==> flow/design.v <==
`timescale 1ns / 1ps
module Filter(
  	input clk,
	input rst,
	input en,
	input [3:0] addr,
	output reg [8:0] out
    );
reg signed [8:0] sobel_val;
always @(*) begin
	case(addr)
		4'd1, 4'd3, 4'd5, 4'd7: sobel_val = -9'sd1;
		4'd4: sobel_val = 9'sd4;
		default: sobel_val = 9'sd0;
	endcase
end
always@(posedge clk) begin
		if(rst) begin
			out <= 0;
		end
		if(en) begin
			out <= sobel_val;
		end
	end
endmodule
`timescale 1ns / 1ps
module convolution(
  	input clk,
	input signed [8:0] in1,  
	input signed [8:0] in2,
	input [8:0] height,
	input [8:0] width,
	input rst,
	input en,
	input clear,
	output reg [20:0] out,
	output reg done
    );
	reg signed [26:0] data;
	reg [9:0] counter;
	always@(posedge clk) begin
		if(rst || clear)
			counter <= 0;
		else if(en) begin
			if(counter < (height*width)) begin
				counter <= counter + 1;
			end
			else begin
				counter <= 1;
			end
		end
	end
	always@(posedge clk) begin
		if(rst || clear) begin
			data <= 0;
			done <= 0;
		end
		else if(en) begin
			if(counter < (height*width)) begin
				data <= data + in1*in2;
				done <= 0;
			end
			else begin
				if(data > 1048575)
					out <= 1048575;
				else if (data < -1048576) 
					out <= -1048576;
				else
					out <= data; 
				data <= in1*in2;
				done <= 1; 
			end
		end
	end
endmodule
`timescale 1ns / 1ps
module maxpool(
   	input signed [20:0] in,
	input clk,
	input rst,
	input en,
	input [3:0] factor,
	output reg done,
	output reg [20:0] out,
	output [20:0] max
    );
	reg signed [20:0] cur_max;
	reg signed [20:0] abs_max;
	reg [7:0] counter;
	wire [7:0] size;
	wire [4:0] addr;
	wire [20:0] tempout;
	assign addr = counter;
	assign size = factor*factor;
	assign tempout = cur_max;
	assign max = abs_max;
	always@(posedge clk) begin
		if(rst) begin
			cur_max <= 21'b100000000000000000000;
			abs_max <= 0;
			counter <= 0;
			done <= 0;
		end
		else begin
		done <= 0;
		if(en) begin
			if(counter < size) begin
				counter <= counter + 1;
				if(in > cur_max) begin
					cur_max <= in;
				end
			end
			else begin
				done <= 1;
				counter <= 1;
				out <= cur_max;
				cur_max <= in;
			end
			if(in > abs_max) begin
				abs_max <= in;
			end
		end
		end
	end
endmodule
`timescale 1ns / 1ps
module address_l1(
  	input clk,
	input rst,
	input en,
	input [8:0] ht_sm,
	input [8:0] ht_lg,
	input [8:0] wt_sm,
	input [8:0] wt_lg,
	input [9:0] count,
	output [17:0] address_lg,
	output reg conv_done
    );
	wire [8:0] addrx, addry;
	reg [8:0] ADDRX, ADDRY;
	reg [8:0] OFFSET_X, OFFSET_Y;
	assign addrx = ADDRX + OFFSET_X;
	assign addry = ADDRY + OFFSET_Y;
	assign address_lg = addrx + addry*wt_lg;
	always@(posedge clk) begin
		if(rst) begin
			ADDRX <= 0;
			ADDRY <= 0;
			OFFSET_X <= 0;
			OFFSET_Y <= 0;
			conv_done <= 0;
		end
		else if(en) begin
			if(ADDRX < (wt_sm-1)) begin
				ADDRX <= ADDRX + 1;
				conv_done <= 0;
			end
			else begin
				ADDRX <= 0;
				if(ADDRY < (ht_sm-1)) begin
					ADDRY <= ADDRY + 1;
				end
				else begin
					ADDRY <= 0;
				end
			end
			if (count==(ht_sm*wt_sm-1)) begin
				if(OFFSET_X < (wt_lg-wt_sm)) begin
					OFFSET_X <= OFFSET_X + 1;
				end
				else begin
					OFFSET_X <= 0;
					if(OFFSET_Y < (ht_lg-ht_sm)) begin
						OFFSET_Y <= OFFSET_Y + 1;
					end
					else begin
						ADDRX <= 0;
						ADDRY <= 0;
						OFFSET_X <= 0;
						OFFSET_Y <= 0;
						conv_done <= 1;
					end
				end
			end
		end
	end
endmodule
`timescale 1ns / 1ps
module address_l2(
	input clk,
	input rst,
	input en,
	input [8:0] ht_sm,
	input [8:0] ht_lg,
	input [8:0] wt_sm,
	input [8:0] wt_lg,
	input [9:0] count1,
	input [8:0] factor,
	output [17:0] address_lg,
	output reg conv_done
    );
	wire [8:0] addrx, addry;
	reg [8:0] ADDRX, ADDRY;
	reg [8:0] OFFSET_X1, OFFSET_Y1, OFFSET_X2, OFFSET_Y2;
	wire [9:0] limit1;
	wire [9:0] limit2;
	assign limit1 = ht_sm*wt_sm-1;
	assign limit2 = factor*factor-1;
	assign addrx = ADDRX + OFFSET_X1 + OFFSET_X2;
	assign addry = ADDRY + OFFSET_Y1 + OFFSET_Y2;
	assign address_lg = addrx + addry*wt_lg;
	reg [9:0] count2;
	always @(posedge clk) begin
		if (rst) begin
			count2 <= 0;
		end
		else if (en) begin
			if(count1 == limit1) begin
				if(count2 < limit2) begin
					count2 <= count2 + 1;
				end
				else 
					count2 <= 0;
			end
		end
	end
	always@(posedge clk) begin
		if(rst) begin
			ADDRX <= 0;
			ADDRY <= 0;
			OFFSET_X1 <= 0;
			OFFSET_Y1 <= 0;
			OFFSET_X2 <= 0;
			OFFSET_Y2 <= 0;
			conv_done <= 0; 
		end
		else if(en) begin
			if(ADDRX < (wt_sm-1)) begin
				ADDRX <= ADDRX + 1;
				conv_done <= 0;
			end
			else begin
				ADDRX <= 0;
				if(ADDRY < (ht_sm-1)) begin
					ADDRY <= ADDRY + 1;
				end
				else begin
					ADDRY <= 0;
				end
			end
			if (count1==limit1) begin
				if(OFFSET_X1 < factor-1) begin
					OFFSET_X1 <= OFFSET_X1 + 1;
				end
				else begin
					OFFSET_X1 <= 0;
					if(OFFSET_Y1 < factor-1) begin
						OFFSET_Y1 <= OFFSET_Y1 + 1;
					end
					else begin
						OFFSET_X1 <= 0;
						OFFSET_Y1 <= 0;
					end
				end
				if (count2==limit2) begin
					if(OFFSET_X2 < (wt_lg-wt_sm-factor*2+1)) begin
						OFFSET_X2 <= OFFSET_X2 + factor;
					end
					else begin
						OFFSET_X2 <= 0;
						if(OFFSET_Y2 < (ht_lg-ht_sm-factor*2+1)) begin
							OFFSET_Y2 <= OFFSET_Y2 + factor;
						end
						else begin
							ADDRX <= 0;
							ADDRY <= 0;
							OFFSET_X1 <= 0;
							OFFSET_Y1 <= 0;
							OFFSET_Y2 <= 0;
							conv_done <= 1;
						end
					end
				end
			end
		end
	end
endmodule
`timescale 1ns / 1ps
module Top_convolution(
 input clk,
	input rst,
	input start,
	input en,
	input [12:0] addr,
	output [20:0] out,
	output [20:0] max_pl,
	output reg done,
	output pat_en,
	output [9:0] pat_addr,
	input [7:0] pat_dout,
	output img_en,
	output [17:0] img_addr,
	input [7:0] img_dout,
	output pc_en,
	output pc_we,
	output [9:0] pc_addr,
	output [10:0] pc_din,
	input [10:0] pc_dout,
	output ic_en,
	output ic_we,
	output [17:0] ic_addr,
	output [10:0] ic_din,
	input [10:0] ic_dout,
	output pl_en,
	output pl_we,
	output [12:0] pl_addr,
	output [20:0] pl_din,
	input [20:0] pl_dout
    );
	assign out = out_pl;
	reg [8:0] HT_SM, WT_SM;
	wire [8:0] ht_sm, wt_sm; 
	reg [8:0] HT_LG, WT_LG;
	wire [8:0] ht_lg, wt_lg;
	assign ht_sm = HT_SM;
	assign wt_sm = WT_SM;
	assign ht_lg = HT_LG;
	assign wt_lg = WT_LG;
	parameter [8:0] height_fil = 10, width_fil = 8, side_lap = 3, height_filpro = 8, width_filpro = 6,
	height_image = 48, width_image = 40, height_impro = 46, width_impro = 38, factor = 5;
	parameter [3:0] idle = 0, setup = 1, conv_p1 = 2, conv_p2 = 3, delay_p1 = 4, delay_p2 = 5, maxpl = 6, read = 15;
	reg [3:0] current_state, next_state;
	wire done_conv, done_maxpl;
	reg en_conv;
	wire en_maxpl;
	reg en_cnt_l1, en_cnt_l2, en_cnt_sm;
	reg clear;
	wire conv_done_l1, conv_done_l2;
	reg [1:0] conv_sel;
	assign en_maxpl = (conv_sel==3)? done_conv:0;
	wire signed [8:0] in1, in2;
	wire [20:0] out_conv;
	assign in1 = (conv_sel==2'b00)? 0: 
					(conv_sel==2'b01)? out_f: 
					(conv_sel==2'b10)? out_i:out_ip[10:2];
	assign in2 = (conv_sel==2'b00)? 0: 
					(conv_sel==2'b11)? out_fp[10:2]: out_lap;
	wire signed [20:0] in_maxpl, out_maxpl;
	assign in_maxpl = out_conv;
	reg [9:0] ADDR_SM;
	wire [17:0] addr_lg_l1;
	wire [17:0] addr_lg_l2;
	reg [17:0] ADDR_OUT;
	wire en_f, en_i, en_fp, en_ip, en_lap, en_pl;
	reg wr_ip, wr_fp, wr_pl;
	wire [9:0] addr_f;
	wire [17:0] addr_i;
	wire [9:0] addr_fp;
	wire [17:0] addr_ip;
	wire [12:0] addr_pl;
	wire [3:0] addr_lap;
	wire [10:0] in_fp, in_ip;
	wire [10:0] out_fp, out_ip;
	wire signed [20:0] in_pl;
	assign in_fp = out_conv[10:0];
	assign in_ip = out_conv[10:0];
	assign in_pl = out_maxpl;
	wire signed [8:0] out_lap;
	wire signed [7:0] out_i, out_f;	
	wire signed [20:0] out_pl;
	assign en_lap = (conv_sel==3||conv_sel==0)? 0:1;
	assign en_f = (conv_sel==1)? 1:0;
	assign en_i = (conv_sel==2)? 1:0;
	assign en_fp = (conv_sel==0)? 0:
						(conv_sel==1)? done_conv:
						(conv_sel==3)? 1:0;
	assign en_ip = (conv_sel==0)? 0:
						(conv_sel==2)? done_conv:
						(conv_sel==3)? 1:0;
	assign en_pl = (done)? en:done_maxpl;
	assign addr_f = (conv_sel==1)? addr_lg_l1:0;
	assign addr_i = (conv_sel==2)? addr_lg_l1:0;
	assign addr_lap = (conv_sel==0||conv_sel==3)? 0:ADDR_SM;
	assign addr_ip = (conv_sel==0)? 0: 
						  (conv_sel==3)? addr_lg_l2:ADDR_OUT; 
	assign addr_fp = (conv_sel==0)? 0: 
						  (conv_sel==1)? ADDR_OUT[9:0]:ADDR_SM;
	assign addr_pl = (done)? addr:ADDR_OUT[12:0];
	Filter Sobel (
    .clk(clk), 
    .rst(rst), 
    .en(en_lap), 
    .addr(addr_lap),  
    .out(out_lap)
    );
	assign pat_en = en_f;
	assign pat_addr = addr_f;
	assign out_f = pat_dout;
	assign img_en = en_i;
	assign img_addr = addr_i;
	assign out_i = img_dout;
	assign pc_en = en_fp;
	assign pc_we = wr_fp;
	assign pc_addr = addr_fp;
	assign pc_din = in_fp;
	assign out_fp = pc_dout;
	assign ic_en = en_ip;
	assign ic_we = wr_ip;
	assign ic_addr = addr_ip;
	assign ic_din = in_ip;
	assign out_ip = ic_dout;
	assign pl_en = en_pl;
	assign pl_we = wr_pl;
	assign pl_addr = addr_pl;
	assign pl_din = in_pl;
	assign out_pl = pl_dout;
	wire out_trig;
	assign out_trig = (conv_sel==2'b11)? done_maxpl:done_conv;
	always@(posedge clk) begin
		if(rst || clear) begin
			ADDR_OUT <= 0;
		end
		else if(out_trig) begin
			ADDR_OUT <= ADDR_OUT + 1;
		end	
	end
	address_l1 addr_l1 (
    .clk(clk), 
    .rst(rst||clear), 
    .en(en_cnt_l1), 
    .ht_sm(ht_sm), 
    .ht_lg(ht_lg), 
    .wt_sm(wt_sm), 
    .wt_lg(wt_lg), 
    .count(ADDR_SM), 
    .address_lg(addr_lg_l1), 
    .conv_done(conv_done_l1)
    );
	address_l2 addr_l2 (
    .clk(clk), 
    .rst(rst||clear), 
    .en(en_cnt_l2), 
    .ht_sm(ht_sm), 
    .ht_lg(ht_lg), 
    .wt_sm(wt_sm), 
    .wt_lg(wt_lg), 
	 .count1(ADDR_SM),
    .factor(factor), 
    .address_lg(addr_lg_l2), 
    .conv_done(conv_done_l2)
    );
	always@(posedge clk) begin
		if(rst||clear) begin
			ADDR_SM <= 0;
		end
		else if(en_cnt_l1||en_cnt_l2) begin
			if(ADDR_SM < (ht_sm*wt_sm-1)) begin
				ADDR_SM <= ADDR_SM + 1;
			end
			else begin
				ADDR_SM <= 0;
			end	
		end
	end
	convolution convolution (
	 .clk(clk),
    .in1(in1), 
    .in2(in2), 
    .height(ht_sm), 
    .width(wt_sm), 
    .rst(rst), 
    .en(en_conv), 
	 .clear(clear),
    .out(out_conv), 
    .done(done_conv)
    );
	maxpool maxpool (
    .in(in_maxpl), 
    .clk(clk), 
    .rst(rst), 
    .en(en_maxpl), 
    .factor(factor), 
    .done(done_maxpl), 
    .out(out_maxpl),
	 .max(max_pl)
    );
	always @(posedge clk) begin 
		if (rst) begin
			HT_SM <= 0;
			WT_SM <= 0;
			HT_LG <= 0;
			WT_SM <= 0;
			en_conv <= 0;
			en_cnt_l1 <= 0;
			en_cnt_l2 <= 0;
			wr_ip <= 0;
			wr_fp <= 0;
			wr_pl <= 0;
			clear <= 0;
			conv_sel <= 2'b00;
			done <= 0;
			current_state <= idle;
		end
		else
		case(current_state)
			idle: begin
				if(start)
					current_state <= setup;
				else
					current_state <= idle;
			end
			setup: begin
				case(conv_sel) 
					0: begin
						HT_SM <= side_lap;
						WT_SM <= side_lap;
						HT_LG <= height_fil;
						WT_LG <= width_fil;
						en_cnt_l1 <= 1;
						wr_fp <= 1;
						conv_sel <= 2'b01;
					end
					1: begin
						HT_SM <= side_lap;
						WT_SM <= side_lap;
						HT_LG <= height_image;
						WT_LG <= width_image;
						en_cnt_l1 <= 1;
						wr_ip <= 1;
						conv_sel <= 2'b10;
					end
					2: begin
						HT_SM <= height_filpro;
						WT_SM <= width_filpro;
						HT_LG <= height_impro;
						WT_LG <= width_impro;
						en_cnt_l2 <= 1;
						wr_pl <= 1;
						conv_sel <= 2'b11;
					end
				endcase
				current_state <= conv_p1;
			end
			conv_p1: begin
				en_conv <= 1;
				if(conv_done_l1) begin
					en_cnt_l1 <= 0;
					current_state <= conv_p2;
				end
				else if(conv_sel != 3)
					current_state <= conv_p1;
				else
					current_state <= maxpl;
			end
			conv_p2: begin
				en_conv <= 0;
				current_state <= delay_p1;
			end
			maxpl: begin
				if(conv_done_l2) begin
					en_cnt_l2 <= 0;
					current_state <= delay_p1;
				end
				else
					current_state <= maxpl;
			end
			delay_p1: begin
				if(conv_sel==3) begin
					if(done_maxpl) begin
						clear <= 1;
						wr_pl <= 0;
						current_state <= delay_p2;
					end
					else 
						current_state <= delay_p1;
				end
				else begin
					clear <= 1;
					wr_fp <= 0;
					wr_ip <= 0;
					current_state <= delay_p2;
				end
			end
			delay_p2: begin
				clear <= 0;
				if (conv_sel != 3) 
					current_state <= setup;
				else begin
					current_state <= read;
					conv_sel <= 2'b00;
				end
			end
			read: begin
				conv_sel <= 2'b00;
				done <= 1;
			end
		endcase
	end
endmodule
# Tool chain data of Top_convolution
# Tool output for the design above, in the order of the flow.
# Line numbers count from 1 in the design file above.
# Operators carry their Yosys type and port widths (W data, S select, Z words).
# Cell names lack the library's common part.
# Not given: -
[inputs]
top = "Top_convolution"
clock = "clk"
lib = "sky130hd"
lib_corner = "tt_025C_1v80"

# After elaboration
# Source: Yosys, flattened and elaborated, memories not mapped. Widths are those after wreduce. Registers that Yosys merges into a memory's read port (data or address) are not register bits. Print and check cells do not count.
[word_totals]
regBits = 320
input_bits = 76
out_inout_bits = 163
wordCells = 285
[classes]
addsub = 35
mul = 5
n_cmp = 18
n_eq = 32
muxes = 112
bitwise = 7
reduce_logical = 37
[op_table]
columns = ["op", "n"]
rows = [
  ["$mul A9 B9 Y18", 4],
  ["$mux W9", 40],
  ["$lt A9 B32 Y1", 6],
  ["$mul A9 B9 Y10", 1],
  ["$add A9 B1 Y9 const B", 8],
  ["$add A32 B1 Y32 const B", 2],
  ["$sub A32 B4 Y32 const B", 2],
  ["$mux W21", 3],
  ["$mux W10", 6],
  ["$add A9 B9 Y9", 6],
  ["$pmux W9 S3", 2],
  ["$pmux W9 S2", 3],
  ["$mux W18", 3],
  ["$gt A21 B21 Y1", 2],
  ["$add A9 B18 Y18", 2],
  ["$mux W1", 36],
  ["$lt A10 B32 Y1", 1],
  ["$eq A10 B32 Y1", 1],
  ["$sub A32 B1 Y32 const B", 1],
  ["$add A10 B1 Y10 const B", 3],
  ["$reduce_and A3 Y1", 10],
  ["$pmux W4 S7", 1],
  ["$gt A27 B21 Y1 const B", 1],
  ["$lt A27 B21 Y1 const B", 1],
  ["$add A27 B27 Y27", 1],
  ["$mux W27", 1],
  ["$eq A4 B3 Y1 const B", 6],
  ["$sub A9 B1 Y10 const B", 2],
]
# Not listed: further kinds 39, cells in them 91.

# Logic depth
# Longest topological path by Yosys (ltp), each cell counted once; first at word level (registers and memories cut), then after technology mapping (sequential cells cut; the memories' decode and read muxes count).
[depth]
depth_word = 8
abc_area = 0
depth_mapped = 33
mapped_depth_nobuf = 32

# After synthesis
# The flow's flattened synthesis, as Yosys stat reports it; memories are mapped. The netlist is that of the ABC_AREA named above (0 if unset); the other value can give another one.
[by_type]
columns = ["cell_type", "n", "area_total_um2"]
rows = [
  ["dfxtp_1", 246, 4.92E+03],
  ["ha_1", 376, 4.7E+03],
  ["fa_1", 131, 2.62E+03],
  ["edfxtp_1", 47, 1.41E+03],
  ["inv_1", 295, 1.11E+03],
  ["nor2_1", 258, 968.429],
  ["xnor2_1", 108, 945.907],
  ["a21oi_1", 187, 935.898],
  ["mux2i_1", 83, 830.797],
  ["nand2_1", 206, 773.242],
  ["nand2b_1", 93, 581.808],
  ["and2_1", 87, 544.272],
  ["a21o_1", 70, 525.504],
  ["xor2_1", 60, 525.504],
  ["o21ai_0", 89, 445.427],
  ["buf_4", 45, 337.824],
  ["clkbuf_1", 81, 304.042],
  ["nand3_1", 59, 295.283],
]
# Not listed: further types 76, cells in them 543.
[mapped]
mapped_cells = 3064
yosys_area_um2 = 26765.7
seqArea_um2 = 6336.1
ffs = 293
buffers = 152
# The figures by module come from a second, unflattened synthesis with its own total; it is not the netlist above.
[unflattened]
cells_unflattened = 4930
hier_area_um2 = 41322.1
# Each row is one instance without its submodules.
[modules]
columns = ["mod", "instances", "n_cells", "mod_area_um2", "mod_seq_area_um2"]
rows = [
  ["address_l2", 1, 1598, 13494.2, 1301.2],
  ["address_l1", 1, 1271, 10452.5, 740.7],
  ["convolution", 1, 936, 8299.2, 1391.3],
  ["maxpool", 1, 562, 4715.8, 1651.6],
  ["Top_convolution", 1, 548, 4197.8, 1191.1],
  ["Filter", 1, 15, 162.7, 60.1],
]

# Worst setup path after synthesis
# OpenSTA on the mapped netlist: ideal clock, no wires. The path of least setup slack (recovery checks aside). Input and output delay are each 20% of the period. Register names are those of the netlist, which keeps one name where synthesis merged equal registers.
[synth_path]
path_kind = "in2reg"
start = "input port pc_dout[10]"
end = "register convolution.data[26]"
clock_period_ns = 11.0
input_delay_ns = 2.200
setup_time_ns = 0.071
t_first_pin_ns = 2.200
arrival_ns = 9.540
t_required_ns = 10.929
path_slack_ns = 1.389
delay_ns = 7.411
driving_pins = 28
path_buffers = 1
period_less_setup_slack_ns = 9.611
# "delay_ns" is the arrival time less input delay plus setup time.
# "driving_pins" counts driving pins, that of a launching flip-flop among them; a cell with two outputs on the path counts twice.
# "period_less_setup_slack_ns" is the clock period less the worst setup slack; recovery checks do not enter. This is arithmetic on one report: input and output delays are still those of the set period (20% each).
# Between the ends stands the longest chain of elaborated cells between them, by number of cells; it is not shown to be the way that was timed. Of several equally long chains one is given.
# Each line given opens the expression or statement behind the cell; cells for indexed reads and writes are added by Yosys, which also makes memories of some case tables.
# At most two assigning lines are given for a register; there are more.
[synth_between]
path_cell_list = "a21oi_1 -> or2_2 -> clkbuf_1 -> nand2b_1 -> fa_1 -> fa_1 -> inv_1 -> fa_1 -> fa_1 -> inv_1 -> fa_1 -> inv_1 -> ha_1 -> a21oi_1 -> o211ai_1 -> a311oi_2 -> nor2_1 -> xnor2_1 -> ha_1 -> a21oi_1 -> nand3_1 -> a2bb2oi_1 -> o211ai_1 -> a211o_1 -> o31a_1 -> or4b_1 -> o41a_1 -> nand3_1"
elab_chain_cells = 5
cone_cells = 5
classes_between = "add/sub (1); mul (1); mux (3)"
[synth_rtl]
columns = ["item", "line_no", "rtl"]
rows = [
  ["start, declared", 308, "input [10:0] pc_dout,"],
  ["$mux W9", 347, "(conv_sel==2'b11)? out_fp[10:2]: out_lap;"],
  ["$mux W9", 346, "assign in2 = (conv_sel==2'b00)? 0:"],
  ["$mul A9 B9 Y18", 60, "data <= data + in1*in2;"],
  ["$add A27 B27 Y27", 60, ""],
  ["$mux W27", 59, "if(counter < (height*width)) begin"],
  ["end, assigned", 60, ""],
  ["end, assigned", 70, "data <= in1*in2;"],
  ["end, declared", 39, "reg signed [26:0] data;"],
]

# Worst path after layout
# From the final timing report of run A: the path of least setup slack in the routed layout; clock arrival at registers is part of the times.
[layout_path]
path_kind = "reg2out"
start = "register addr_l2.ADDRY[2]"
end = "output port ic_addr[11]"
clock_period_ns = 15.0
output_delay_ns = 3.00
t_first_pin_ns = 0.55
arrival_ns = 7.73
t_required_ns = 12.00
path_slack_ns = 4.27
driving_pins = 26
path_buffers = 1
# Between the ends stands the longest chain of elaborated cells between them, by number of cells; it is not shown to be the way that was timed. Of several equally long chains one is given.
# At most two assigning lines are given for a register; there are more.
[layout_between]
path_cell_list = "dfxtp_1 -> fa_1 -> ha_1 -> a21o_1 -> a21oi_1 -> o21bai_1 -> a21oi_1 -> nor2b_1 -> o21ai_0 -> nand2b_1 -> xnor2_1 -> and2_1 -> ha_1 -> fa_1 -> ha_1 -> inv_1 -> fa_1 -> inv_1 -> ha_1 -> ha_1 -> a21o_1 -> a31o_2 -> a21o_1 -> or4b_2 -> o311ai_0 -> clkdlybuf4s50_1"
elab_chain_cells = 6
cone_cells = 6
lines_between = 4
classes_between = "add/sub (3); mul (1); mux (2)"
[layout_rtl]
columns = ["item", "line_no", "rtl"]
rows = [
  ["start, declared", 203, "reg [8:0] ADDRX, ADDRY;"],
  ["start, assigned", 230, "ADDRY <= 0;"],
  ["start, assigned", 245, "ADDRY <= ADDRY + 1;"],
  ["$add A9 B9 Y9 (2 in a row)", 210, "assign addry = ADDRY + OFFSET_Y1 + OFFSET_Y2;"],
  ["$mul A9 B9 Y18", 211, "assign address_lg = addrx + addry*wt_lg;"],
  ["$add A9 B18 Y18", 211, ""],
  ["$mux W18", 385, "(conv_sel==3)? addr_lg_l2:ADDR_OUT;"],
  ["$mux W18", 384, "assign addr_ip = (conv_sel==0)? 0:"],
  ["end, declared", 311, "output [17:0] ic_addr,"],
]

Subject: flow runs of Top_convolution

Hi,

Top module Top_convolution; platform sky130hd; tools Yosys and OpenROAD; 4 stored runs in no particular order. Input and output delays are each 20% of the period that was set; the output load is 0.01 pF.
"timing.achieved_period_ns" is the run's clock period less its worst setup slack. It is reckoned from that one timing run; input and output delays stay at 20% of the period that was set.
By "worst_path_ns" is meant the share of the clock period that the worst setup path is allowed (20% is reserved at inputs, 20% at outputs), minus its slack. Clock arrival times at its registers enter into it.
By "power_uw" is meant OpenSTA's value without simulated activity: inputs other than the clock are taken to toggle once in ten clock periods, and the tool carries that through the logic.

# run A
==> flow/run.sh <==
#!/bin/bash
# the make line also repeats the synthesis and layout settings of config.mk as NAME=value (left out here)
make -C /OpenROAD-flow-scripts/flow DESIGN_CONFIG=/design/flow/config.mk WORK_HOME=/design/flow/orfs CLKGATE_MAP_FILE= finish
==> flow/config.mk <==
export PLATFORM = sky130hd
export DESIGN_NAME = Top_convolution
export DESIGN_NICKNAME = Top_convolution
export VERILOG_FILES = /design/flow/design.v
export SDC_FILE = /design/flow/constraint.sdc
export NUM_CORES = 4
export LEC_CHECK = 0
export ABC_AREA = 0
export CAP_MARGIN = 20
export CORE_MARGIN = 2
export CORE_UTILIZATION = 26
export CTS_CLUSTER_DIAMETER = 298
export GPL_ROUTABILITY_DRIVEN = 0
export HOLD_SLACK_MARGIN = 0.26
export SETUP_SLACK_MARGIN = -0.92
export SLEW_MARGIN = 20
==> flow/constraint.sdc <==
create_clock -name core_clock -period 15.0 [get_ports {clk}]
set_input_delay 3.0000 -clock core_clock [delete_from_list [all_inputs] [get_ports {clk}]]
set_output_delay 3.0000 -clock core_clock [all_outputs]
set_load 0.01 [all_outputs]

==> run A: results <==
ys_area_um2=26765.7
die_footprint_um2=105528.0
finish.stdcell_area_um2=31076.1
final_util_pct=30.5
setup_worst_slack_ns=4.268
tns_setup_ns=0.000
timing.hold.ws_ns=0.433
power_uw=2138
timing.achieved_period_ns=10.732
worst_path_ns=7.73
critical_path_kind="reg2out"

# run B
==> flow/run.sh <==
#!/bin/bash
# the make line also repeats the synthesis and layout settings of config.mk as NAME=value (left out here)
make -C /OpenROAD-flow-scripts/flow DESIGN_CONFIG=/design/flow/config.mk WORK_HOME=/design/flow/orfs CLKGATE_MAP_FILE= finish
==> flow/config.mk <==
export PLATFORM = sky130hd
export DESIGN_NAME = Top_convolution
export DESIGN_NICKNAME = Top_convolution
export VERILOG_FILES = /design/flow/design.v
export SDC_FILE = /design/flow/constraint.sdc
export NUM_CORES = 4
export LEC_CHECK = 0
export CAP_MARGIN = 20
export CORE_MARGIN = 2
export CORE_UTILIZATION = 17
export PLACE_DENSITY_LB_ADDON = 0.01
export SLEW_MARGIN = 30
==> flow/constraint.sdc <==
create_clock -name core_clock -period 13.3 [get_ports {clk}]
set_input_delay 2.6600 -clock core_clock [delete_from_list [all_inputs] [get_ports {clk}]]
set_output_delay 2.6600 -clock core_clock [all_outputs]
set_load 0.01 [all_outputs]

==> run B: results <==
ys_area_um2=26765.7
die_footprint_um2=160637.0
finish.stdcell_area_um2=32336.0
final_util_pct=20.7
setup_worst_slack_ns=2.388
tns_setup_ns=0.000
timing.hold.ws_ns=0.446
power_uw=2688
timing.achieved_period_ns=10.912
worst_path_ns=8.25
critical_path_kind="reg2out"

# run C
==> flow/run.sh <==
#!/bin/bash
# the make line also repeats the synthesis and layout settings of config.mk as NAME=value (left out here)
make -C /OpenROAD-flow-scripts/flow DESIGN_CONFIG=/design/flow/config.mk WORK_HOME=/design/flow/orfs CLKGATE_MAP_FILE= finish
==> flow/config.mk <==
export PLATFORM = sky130hd
export DESIGN_NAME = Top_convolution
export DESIGN_NICKNAME = Top_convolution
export VERILOG_FILES = /design/flow/design.v
export SDC_FILE = /design/flow/constraint.sdc
export NUM_CORES = 4
export LEC_CHECK = 0
export CAP_MARGIN = 20
export CORE_MARGIN = 2
export CORE_UTILIZATION = 40
export SETUP_SLACK_MARGIN = -0.26
export SLEW_MARGIN = 20
==> flow/constraint.sdc <==
create_clock -name core_clock -period 10.0 [get_ports {clk}]
set_input_delay 2.0000 -clock core_clock [delete_from_list [all_inputs] [get_ports {clk}]]
set_output_delay 2.0000 -clock core_clock [all_outputs]
set_load 0.01 [all_outputs]

==> run C: results <==
ys_area_um2=26765.7
die_footprint_um2=68998.2
finish.stdcell_area_um2=30483.0
final_util_pct=46.2
setup_worst_slack_ns=0.365
tns_setup_ns=0.000
timing.hold.ws_ns=0.446
power_uw=3142
timing.achieved_period_ns=9.635
worst_path_ns=7.63
critical_path_kind="reg2out"

# run D
==> flow/run.sh <==
#!/bin/bash
# the make line also repeats the synthesis and layout settings of config.mk as NAME=value (left out here)
make -C /OpenROAD-flow-scripts/flow DESIGN_CONFIG=/design/flow/config.mk WORK_HOME=/design/flow/orfs CLKGATE_MAP_FILE= finish
==> flow/config.mk <==
export PLATFORM = sky130hd
export DESIGN_NAME = Top_convolution
export DESIGN_NICKNAME = Top_convolution
export VERILOG_FILES = /design/flow/design.v
export SDC_FILE = /design/flow/constraint.sdc
export NUM_CORES = 4
export LEC_CHECK = 0
export ABC_AREA = 0
export CAP_MARGIN = 20
export CELL_PAD_IN_SITES_DETAIL_PLACEMENT = 0
export CORE_MARGIN = 4
export CORE_UTILIZATION = 42
export CTS_CLUSTER_DIAMETER = 152
export CTS_CLUSTER_SIZE = 90
export GPL_ROUTABILITY_DRIVEN = 1
export MIN_ROUTING_LAYER = met1
export PLACE_DENSITY_LB_ADDON = 0.07
export SLEW_MARGIN = 20
==> flow/constraint.sdc <==
create_clock -name core_clock -period 5.93 [get_ports {clk}]
set_input_delay 1.1860 -clock core_clock [delete_from_list [all_inputs] [get_ports {clk}]]
set_output_delay 1.1860 -clock core_clock [all_outputs]
set_load 0.01 [all_outputs]

==> run D: results <==
ys_area_um2=26765.7
die_footprint_um2=67831.6
finish.stdcell_area_um2=34595.7
final_util_pct=54.8
setup_worst_slack_ns=-1.808
tns_setup_ns=-45.882
timing.hold.ws_ns=0.467
power_uw=4405
timing.achieved_period_ns=7.738
worst_path_ns=6.55
critical_path_kind="reg2out"

Regards
